==> flow/design.v <==
`timescale 1ns / 1ps
module WcaCicInterp
(
	input wire clock,
	input wire reset,
	input wire enable,
	input wire strobe_cic,
	input wire strobe_if,
	input wire [3:0] log2_rate,
	input  wire [15:0] data_in,
	output wire [15:0] data_out
);
reg [24+15:0] comb1;
reg [24+15:0] comb2;
reg [24+15:0] comb3;
reg [24+15:0] pipe1;
reg [24+15:0] pipe2;
reg [24+15:0] pipe3;
reg [24+15:0] integ1;  
reg [24+15:0] integ2;
reg [24+ 15:0] integ3;
always @(posedge clock)
	if(reset | ~enable)
		begin
			pipe1 <= 0;
			pipe2 <= 0;
			pipe3 <= 0;
			comb1 <= 0;
			comb2 <= 0;
			comb3 <= 0;	
		end
	else if (strobe_cic)
		begin
			comb1 <= data_in;
			pipe1 <= data_in - comb1;
			comb2 <= pipe1;
			pipe2 <= pipe1 - comb2;
			comb3 <= pipe2;
			pipe3 <= pipe2 - comb3;
		end
reg [15:0] data_store;
always @(posedge clock)
	if(reset | ~enable)
		begin
			integ1 <= 0;
			integ2 <= 0;
			integ3 <= 0;
		end
	else if (strobe_if)
		begin
			integ1 <= integ1 + pipe3; 
			integ2 <= integ2 + integ1; 
			integ3 <= integ3 + integ2; 
			case(log2_rate)
				4'h1:  data_store <= integ3[18:3];
				4'h2:  data_store <= integ3[21:6];
				4'h3:  data_store <= integ3[24:9];
				4'h4:  data_store <= integ3[27:12];
				4'h5:  data_store <= integ3[30:15];
				4'h6:  data_store <= integ3[33:18];
				4'h7:  data_store <= integ3[36:21];
				4'h8:  data_store <= integ3[39:24];
				default: data_store <= integ3[15:0];
			endcase
		end
assign data_out = data_store;
endmodule
`timescale 1 ns/100 ps
module WcaCordic12 (reset,ngreset,clock, strobeData, X0, Y0, A0, XN, YN, AN);
  parameter BIT_WIDTH   = 12;
  parameter ITERATIONS  = 12;
  parameter MODE        = 0;  
  input clock, reset, ngreset,strobeData;
  input signed  [BIT_WIDTH-1:0] X0, Y0, A0;
  output signed [BIT_WIDTH-1:0] XN, YN, AN;
  wire signed [BIT_WIDTH-1:0] x_w [ITERATIONS-1:1];
  wire signed [BIT_WIDTH-1:0] y_w [ITERATIONS-1:1];
  wire signed [BIT_WIDTH-1:0] a_w [ITERATIONS-1:1];
    localparam [143:0] arctanLUT = { 12'h0, 12'h1, 12'h1, 12'h3, 12'h5, 12'ha, 12'h14, 12'h29, 12'h51, 12'ha0, 12'h12e,  12'h200  };
    CordicCalc #(0,MODE,BIT_WIDTH) pcc_0(.reset(reset), .ngreset(ngreset), .clock(clock), .strobeData( strobeData),
               .X0(X0), .Y0(Y0), .A0(A0), .aRom(arctanLUT[BIT_WIDTH-1:0]),
               .XN(x_w[1]), .YN(y_w[1]), .AN(a_w[1])  );
    genvar i;
    generate for(i=1; i<ITERATIONS-1; i=i+1) begin: pcc_1
      CordicCalc #(i,MODE,BIT_WIDTH) pcc_1(.reset(reset), .ngreset(ngreset), .clock(clock), .strobeData( strobeData),
               .X0(x_w[i]), .Y0(y_w[i]), .A0(a_w[i]), .aRom(arctanLUT[(i+1)*BIT_WIDTH-1:i*BIT_WIDTH]),
               .XN(x_w[i+1]), .YN(y_w[i+1]), .AN(a_w[i+1])  );
    end
	endgenerate 
    CordicCalc #(ITERATIONS-1,MODE,BIT_WIDTH) pcc_2(.reset(reset),.ngreset(ngreset),.clock(clock), .strobeData( strobeData),
               .X0(x_w[ITERATIONS-1]), .Y0(y_w[ITERATIONS-1]), .A0(a_w[ITERATIONS-1]), 
               .aRom(arctanLUT[ITERATIONS*BIT_WIDTH-1:(ITERATIONS-1)*BIT_WIDTH]),
               .XN(XN), .YN(YN), .AN(AN)  );
endmodule
module CordicCalc(reset,ngreset,clock, strobeData, X0, Y0, A0, XN, YN, AN, aRom);
  parameter RSHIFT = 0;
  parameter MODE = 0;    
  parameter BIT_WIDTH = 12;
  input reset, ngreset, clock, strobeData;
  input  signed [BIT_WIDTH-1:0] X0, Y0, A0;
  input  signed [BIT_WIDTH-1:0] aRom;
  output signed [BIT_WIDTH-1:0] XN, YN, AN;
  wire d;
  reg signed [BIT_WIDTH-1:0] XN, YN, AN;
  assign d = (MODE==0)? A0[BIT_WIDTH-1] : ~Y0[BIT_WIDTH-1];  
  always @ (posedge clock) begin
      if(reset) begin
        AN <=  0;
        XN <=  0;
        YN <=  0;
      end
      else
        if (d & strobeData)    begin 
          AN <=  A0 + aRom; 
          XN <=  X0 + (Y0>>>RSHIFT);
          YN <=  Y0 - (X0>>>RSHIFT);
        end
        else if (strobeData)      begin 
          AN <=  A0 - aRom; 
          XN <=  X0 - (Y0>>>RSHIFT);
          YN <=  Y0 + (X0>>>RSHIFT);
        end       
  end   
endmodule
module WcaUpConverter
(
	input              	clock,
	input              	reset,
	input              	enable,
	input  	wire [7:0]  	cfg,				 
	input  	wire       		strobe_cic,   	 
	input  	wire [31:0] 	phase_cordic, 	 
	input		wire [3:0]  	log2_rate,
	input	  wire			strobe_if,
	input   wire	[31:0] iq_bb_in,
	output  reg		[23:0] iq_if_out
  );
  parameter MODE  =  4'hB; 		 
	wire  aclr = cfg[1];  
	wire [15:0] ihb_in = iq_bb_in[15:0];
	wire [15:0] qhb_in = iq_bb_in[31:16];
	wire [11:0] icor_in;
	wire [11:0] qcor_in;
	wire [23:0] cor_out;
	wire [15:0] icic_in;
	wire [15:0] qcic_in;
	wire hb_strobe_out;
	wire cic_strobe_out;
assign icic_in 		= ihb_in; 
assign qcic_in 		= qhb_in;
generate if( MODE & 3'h2)
  begin
  	wire [15:0] icic_out;
   wire [15:0] qcic_out;
   reg [15:0] icic_latch;
	reg [15:0] qcic_latch;
	WcaCicInterp cic_i (
	 .clock(clock), 
    .reset(reset | aclr), 
    .enable(enable), 
    .strobe_cic(strobe_cic), 
    .strobe_if(strobe_if), 
    .log2_rate(log2_rate), 
    .data_in(icic_in), 
    .data_out(icic_out)
    );
	WcaCicInterp cic_q (
    .clock(clock), 
    .reset(reset | aclr), 
    .enable(enable), 
    .strobe_cic(strobe_cic), 
    .strobe_if(strobe_if), 
    .log2_rate(log2_rate), 
    .data_in(qcic_in), 
    .data_out(qcic_out)
    );
	always @(posedge clock)
	begin
		if( strobe_if)
		 begin
			icic_latch<= icic_out;
			qcic_latch<= qcic_out;
		 end
	end	 
	wire bypassCic    	=  MODE[3] & cfg[3];
   assign icor_in 		= (bypassCic) ? icic_in[15:4] : icic_latch[15:4];
	assign qcor_in 		= (bypassCic) ? qcic_in[15:4] : qcic_latch[15:4] ;
	end
else 
 begin 
    assign icor_in 			= icic_in[15:4] ;
    assign qcor_in 			= qcic_in[15:4] ;
  end   
endgenerate
generate if( MODE & 3'h1)
  begin
  wire [11:0] icordicout_internal;
  wire [11:0] qcordicout_internal;
    reg [11:0] X0;
    reg [11:0] Y0;
    reg [11:0] A0;
    always @(posedge clock) 
     case({strobe_if, phase_cordic[31:30]})
       3'b101 :   
        begin            
            X0 <= -qcor_in;
            Y0 <= icor_in;
            A0 <= phase_cordic[31:20] - 12'h400;                    
        end
       3'b110 :  
        begin
            X0 <= qcor_in;
            Y0 <= -icor_in;
            A0 <= phase_cordic[31:20] + 12'h400;                    
        end
       3'b100:  
			begin
            X0 <= icor_in;
            Y0 <= qcor_in;
            A0 <= phase_cordic [31:20];
        end
       3'b111:  
			begin
            X0 <= icor_in;
            Y0 <= qcor_in;
            A0 <= phase_cordic [31:20];
        end
    endcase
    WcaCordic12  #(12,12,0) cordic
    ( 
       .ngreset(1'b1), .clock(clock),.reset(reset | aclr), .strobeData(strobe_if),
       .X0(X0), .Y0(Y0),.A0(A0),
       .XN(icordicout_internal), .YN(qcordicout_internal), .AN() 
    );	 
	wire bypassCordic    = MODE[3] & cfg[2];
	assign cor_out = (bypassCordic) ? {qcor_in, icor_in} : {qcordicout_internal, icordicout_internal};
  end
else  
  begin
    assign cor_out = {qcor_in, icor_in};
  end
endgenerate 
	always @(posedge clock)
	begin
		if( strobe_if)	iq_if_out <= cor_out;
	end
endmodule  
## Tool chain data of WcaUpConverter

The steps from the RTL of WcaUpConverter to its reports follow in flow order.
Line numbers count from 1 in the design file above.
Operators: Yosys type, input widths -> output width; for muxes data width and select width s.
Cell names lack the library's common part.
The mark - stands for no value.

| design | value |
|---|---|
| design top | WcaUpConverter |
| clock input | clock |
| standard-cell library | sky130hd |
| timing corner | tt_025C_1v80 |

## After elaboration

Source: Yosys, flattened and elaborated. Widths are those after wreduce. Registers that Yosys merges into a memory's read port (data or address) are not register bits. Print and check cells do not count. Equal cells are merged and count once.

| bit counts | value |
|---|---|
| flip-flop bits (word level) | 1216 |
| output and inout bits | 24 |
| elaborated cells | 267 |

| operators by class | value |
|---|---|
| bitwise logic cells | 16 |
| add/subtract/negate cells | 85 |
| equal/unequal tests | 12 |
| multiplexer cells | 78 |
| reductions and logical operators | 15 |

Operator list:

| operator | number |
|---|---|
| $mux 12 | 72 |
| $pmux 16 s8 | 2 |
| $add 40x40->40 | 6 |
| $sub 40x40->40 | 4 |
| $pmux 12 s3 | 3 |
| $sub 16x16->17 | 2 |
| $add 12x1->12 | 2 |
| $sub 12x1->12 | 2 |
| $add 12x10->12 | 2 |
| $sub 12x10->12 | 2 |
| $add 12x11->12 | 2 |
| $sub 12x11->12 | 2 |
| $add 12x11->12 const B | 2 |
| $sub 12x11->12 const B | 2 |
| $sub 12x12->12 | 2 |
| $add 12x2->12 | 2 |
| $sub 12x2->12 | 2 |
| $add 12x2->12 const B | 2 |
| $sub 12x2->12 const B | 2 |
| $add 12x3->12 | 2 |
| $sub 12x3->12 | 2 |
| $add 12x4->12 | 2 |
| $sub 12x4->12 | 2 |
| $add 12x5->12 | 2 |
| $sub 12x5->12 | 2 |
| $add 12x6->12 | 2 |
| $sub 12x6->12 | 2 |
| $add 12x7->12 | 2 |

Not listed: further kinds 36, cells in them 73.

## Logic depth

Depth = most cells in a row (Yosys ltp): at word level without a register or memory, in the mapped netlist without a sequential cell, where the memories' decode and read muxes count.

| depth | value |
|---|---|
| depth after elaboration | 4 |
| ABC_AREA | 0 |
| depth in mapped cells | 19 |
| gate-level depth less buffers | 18 |

## Mapped cells and area

The flow's flattened synthesis, as Yosys stat reports it; memories are mapped. The netlist is that of the ABC_AREA named above (0 if unset); the other value can give another one.

Cells by type:

| cell | number | total area (sq um) |
|---|---|---|
| dfxtp_1 | 988 | 1.98E+04 |
| ha_1 | 793 | 9.92E+03 |
| mux2i_1 | 527 | 5.28E+03 |
| nor2_1 | 1240 | 4.65E+03 |
| xnor2_1 | 454 | 3.98E+03 |
| a21oi_1 | 790 | 3.95E+03 |
| edfxtp_1 | 108 | 3243.11 |
| o21ai_0 | 555 | 2.78E+03 |
| a21o_1 | 297 | 2.23E+03 |
| nand2_1 | 595 | 2.23E+03 |
| inv_1 | 534 | 2E+03 |
| xor2_1 | 217 | 1.9E+03 |
| clkbuf_1 | 338 | 1.27E+03 |
| o21bai_1 | 137 | 1.03E+03 |
| fa_1 | 51 | 1.02E+03 |
| a211oi_1 | 126 | 945.907 |
| nand3_1 | 134 | 670.643 |
| nor3_1 | 131 | 655.629 |

Not listed: further types 74, cells in them 1046.

| synthesis totals | value |
|---|---|
| mapped flip-flops | 1096 |
| sequential part of the area | 23022.1 sq um |
| mapped cells | 9061 |
| buffers | 390 |
| cell area after synthesis | 75108.3 sq um |

By module: a second synthesis without flattening, with its own total; a netlist apart from the flattened one above.

| second synthesis, totals | value |
|---|---|
| cells (unflattened synthesis) | 10017 |
| area (unflattened synthesis) | 84353.4 sq um |

Each row is one instance without its submodules.

By module:

| module | area (sq um) | times used | cells |
|---|---|---|---|
| WcaCicInterp | 20359.5 | 2 | 2422 |
| WcaUpConverter | 4292.9 | 1 | 342 |
| CordicCalc | 3682.3 | 1 | 461 |
| CordicCalc | 3673.5 | 1 | 458 |
| CordicCalc | 3430.8 | 1 | 418 |
| CordicCalc | 3362.0 | 1 | 410 |
| CordicCalc | 3339.5 | 1 | 413 |
| CordicCalc | 3246.9 | 1 | 406 |
| CordicCalc | 3239.4 | 1 | 402 |
| CordicCalc | 3238.1 | 1 | 387 |
| CordicCalc | 3133.0 | 1 | 389 |
| CordicCalc | 3116.7 | 1 | 381 |
| CordicCalc | 3070.4 | 1 | 367 |
| CordicCalc | 2801.4 | 1 | 337 |
| WcaCordic12 | 7.5 | 1 | 2 |

## Worst setup path after synthesis

Path of least setup slack by OpenSTA after synthesis, without wires, with an ideal clock, recovery checks aside; 20% of the period is set as input and as output delay. Where synthesis merged equal registers, the netlist keeps one of their names.

| path post-synthesis | value |
|---|---|
| path kind | input to register |
| start point | input port strobe_if |
| end point | register genblk2.cordic.pcc_1[10].pcc_1.XN[11] |
| time at the first pin | 1.600 ns |
| delay of the path | 3.682 ns |
| external input delay | 1.600 ns |
| path slack | 2.719 ns |
| data arrival time | 5.154 ns |
| clock period | 8.0 ns |
| required time | 7.872 ns |
| driving pins on the path | 15 |
| synthesis period reached | 5.281 ns |

"delay of the path" = arrival - input delay + setup time.
"driving pins on the path" counts driving pins, that of a launching flip-flop among them; a cell with two outputs on the path counts twice.
"synthesis period reached" = period - worst setup slack (recovery checks aside). The figure is calculated, with input and output delays left at 20% of the set period.
The rows between start and end are the longest chain of elaborated cells between them; the timing report does not say that the signal goes this way. Where chains are equally long, one stands for them.
Each line given opens the expression or statement behind the cell; cells for indexed reads and writes are added by Yosys, which also makes memories of some case tables.
A register here has more assigning lines than the two given.

| between the ends, post-synthesis | value |
|---|---|
| cells stage by stage | clkbuf_1 clkbuf_1 nand2_1 o21ai_0 ha_1 a21oi_1 o21bai_1 a21oi_1 o21bai_1 a21oi_1 o21ai_0 o41ai_1 xnor3_1 mux2i_1 nor2_1 |
| length of the longest elaborated chain | 2 |

Ends and longest elaborated chain, post-synthesis:

| what | RTL line | source |
|---|---|---|
| start: declaration | 134 | `input wire strobe_if,` |
| $mux 12 | 118 | `else if (strobeData)      begin` |
| $mux 12 | 113 | `if (d & strobeData)    begin` |
| end: assignment | 115 | `XN <=  X0 + (Y0>>>RSHIFT);` |
| end: assignment | 120 | `XN <=  X0 - (Y0>>>RSHIFT);` |
| end: declaration | 102 | `output signed [BIT_WIDTH-1:0] XN, YN, AN;` |

## Timing after layout

From the final timing report of flow run 2: the path of least setup slack in the routed layout; clock arrival at registers is part of the times.

| path after layout | value |
|---|---|
| path kind | input to register |
| start point | input port strobe_if |
| end point | register genblk2.cordic.pcc_1[1].pcc_1.XN[11] |
| data arrival time | 6.09 ns |
| time at the first pin | 1.60 ns |
| path slack | 2.56 ns |
| driving pins on the path | 17 |
| external input delay | 1.60 ns |
| required time | 8.65 ns |
| clock period | 8.0 ns |

The rows between start and end are the longest chain of elaborated cells between them; the timing report does not say that the signal goes this way. Where chains are equally long, one stands for them.
A register here has more assigning lines than the two given.

| between the ends, after layout | value |
|---|---|
| cells stage by stage | buf_8 buf_4 nand2_1 buf_4 o21ai_0 ha_1 a21o_1 a21o_1 a21o_1 a21oi_1 o21bai_1 a21oi_1 o21ai_0 a21o_1 a21oi_1 xnor2_1 o21ai_0 |
| length of the longest elaborated chain | 2 |

Ends and longest elaborated chain, after layout:

| what | RTL line | source |
|---|---|---|
| start: declaration | 134 | `input wire strobe_if,` |
| $mux 12 | 118 | `else if (strobeData)      begin` |
| $mux 12 | 113 | `if (d & strobeData)    begin` |
| end: assignment | 115 | `XN <=  X0 + (Y0>>>RSHIFT);` |
| end: assignment | 120 | `XN <=  X0 - (Y0>>>RSHIFT);` |
| end: declaration | 102 | `output signed [BIT_WIDTH-1:0] XN, YN, AN;` |

Appendix: measured runs

Measured data: module WcaUpConverter, platform sky130hd, 4 stored runs of the flow under differing settings, order arbitrary. Input and output delays are each 20% of the period that was set; the output load is 0.01 pF.
"reached clock period" is the run's clock period less its worst setup slack. It is reckoned from that one timing run; input and output delays stay at 20% of the period that was set.
By "worst path time" is meant the share of the clock period that the worst setup path is allowed (20% is reserved at inputs, 20% at outputs), minus its slack. Clock arrival times at its registers enter into it.
"overall power" rests on the timing tool's default activity at the inputs, not on a simulated workload.
A setting shown as -- is not set for that run.
A result given as -- is not shown for that run.

| run name | CAP_MARGIN | CELL_PAD_IN_SITES_DETAIL_PLACEMENT | CELL_PAD_IN_SITES_GLOBAL_PLACEMENT | CORE_ASPECT_RATIO | CORE_MARGIN | CORE_UTILIZATION | CTS_CLUSTER_DIAMETER | CTS_CLUSTER_SIZE | GPL_ROUTABILITY_DRIVEN | MIN_ROUTING_LAYER | SLEW_MARGIN | period_ns | HOLD_SLACK_MARGIN | MAX_ROUTING_LAYER | SETUP_SLACK_MARGIN | TNS_END_PERCENT | ABC_AREA | PLACE_DENSITY | post-synthesis cell area (sq um) | die area (sq um) | standard-cell area after layout (sq um) | final utilization (%) | worst setup slack after layout (ns) | setup total negative slack (ns) | worst hold slack in the final report (ns) | overall power (W) | reached clock period (ns) | worst path time (ns) | worst path kind |
|---|---|---|---|---|---|---|---|---|---|---|---|---|---|---|---|---|---|---|---|---|---|---|---|---|---|---|---|---|---|
| flow run 1 | 10 | 2 | 1 | 1.7 | 5 | 64 | 240 | 35 | 0 | met2 | 30 | 8.0 | -- | -- | -- | -- | -- | -- | -- | -- | -- | -- | -- | -- | -- | -- | -- | -- | -- |
| flow run 2 | 20 | 1 | 1 | -- | 6 | 33 | 240 | -- | -- | met2 | 20 | 8.0 | -- | -- | -- | -- | -- | -- | 75108.3 | 239194.0 | 83704.0 | 37.1 | 2.561 | 0.000 | 0.416 | 0.021382 | 5.439 | 3.84 | input to register |
| flow run 3 | 10 | -- | -- | 1.46 | 2 | 44 | 100 | 53 | -- | met2 | 20 | 7.77 | 0.26 | met5 | 0.7 | 50 | -- | -- | 75108.3 | 174081.0 | 79655.1 | 46.9 | 2.526 | 0.000 | 0.432 | 0.018696 | 5.244 | 3.69 | input to register |
| flow run 4 | 5 | -- | 1 | -- | 2 | 65 | 373 | -- | -- | met1 | 10 | 3.0 | 0.11 | met4 | -0.12 | 90 | 0 | 0.89 | 75108.3 | 118288.0 | 90767.1 | 79.3 | -0.184 | -2.252 | 0.288 | 0.060907 | 3.184 | 3.18 | register to register |

Flow run 1: not finished: placement ended with error DPL-0033
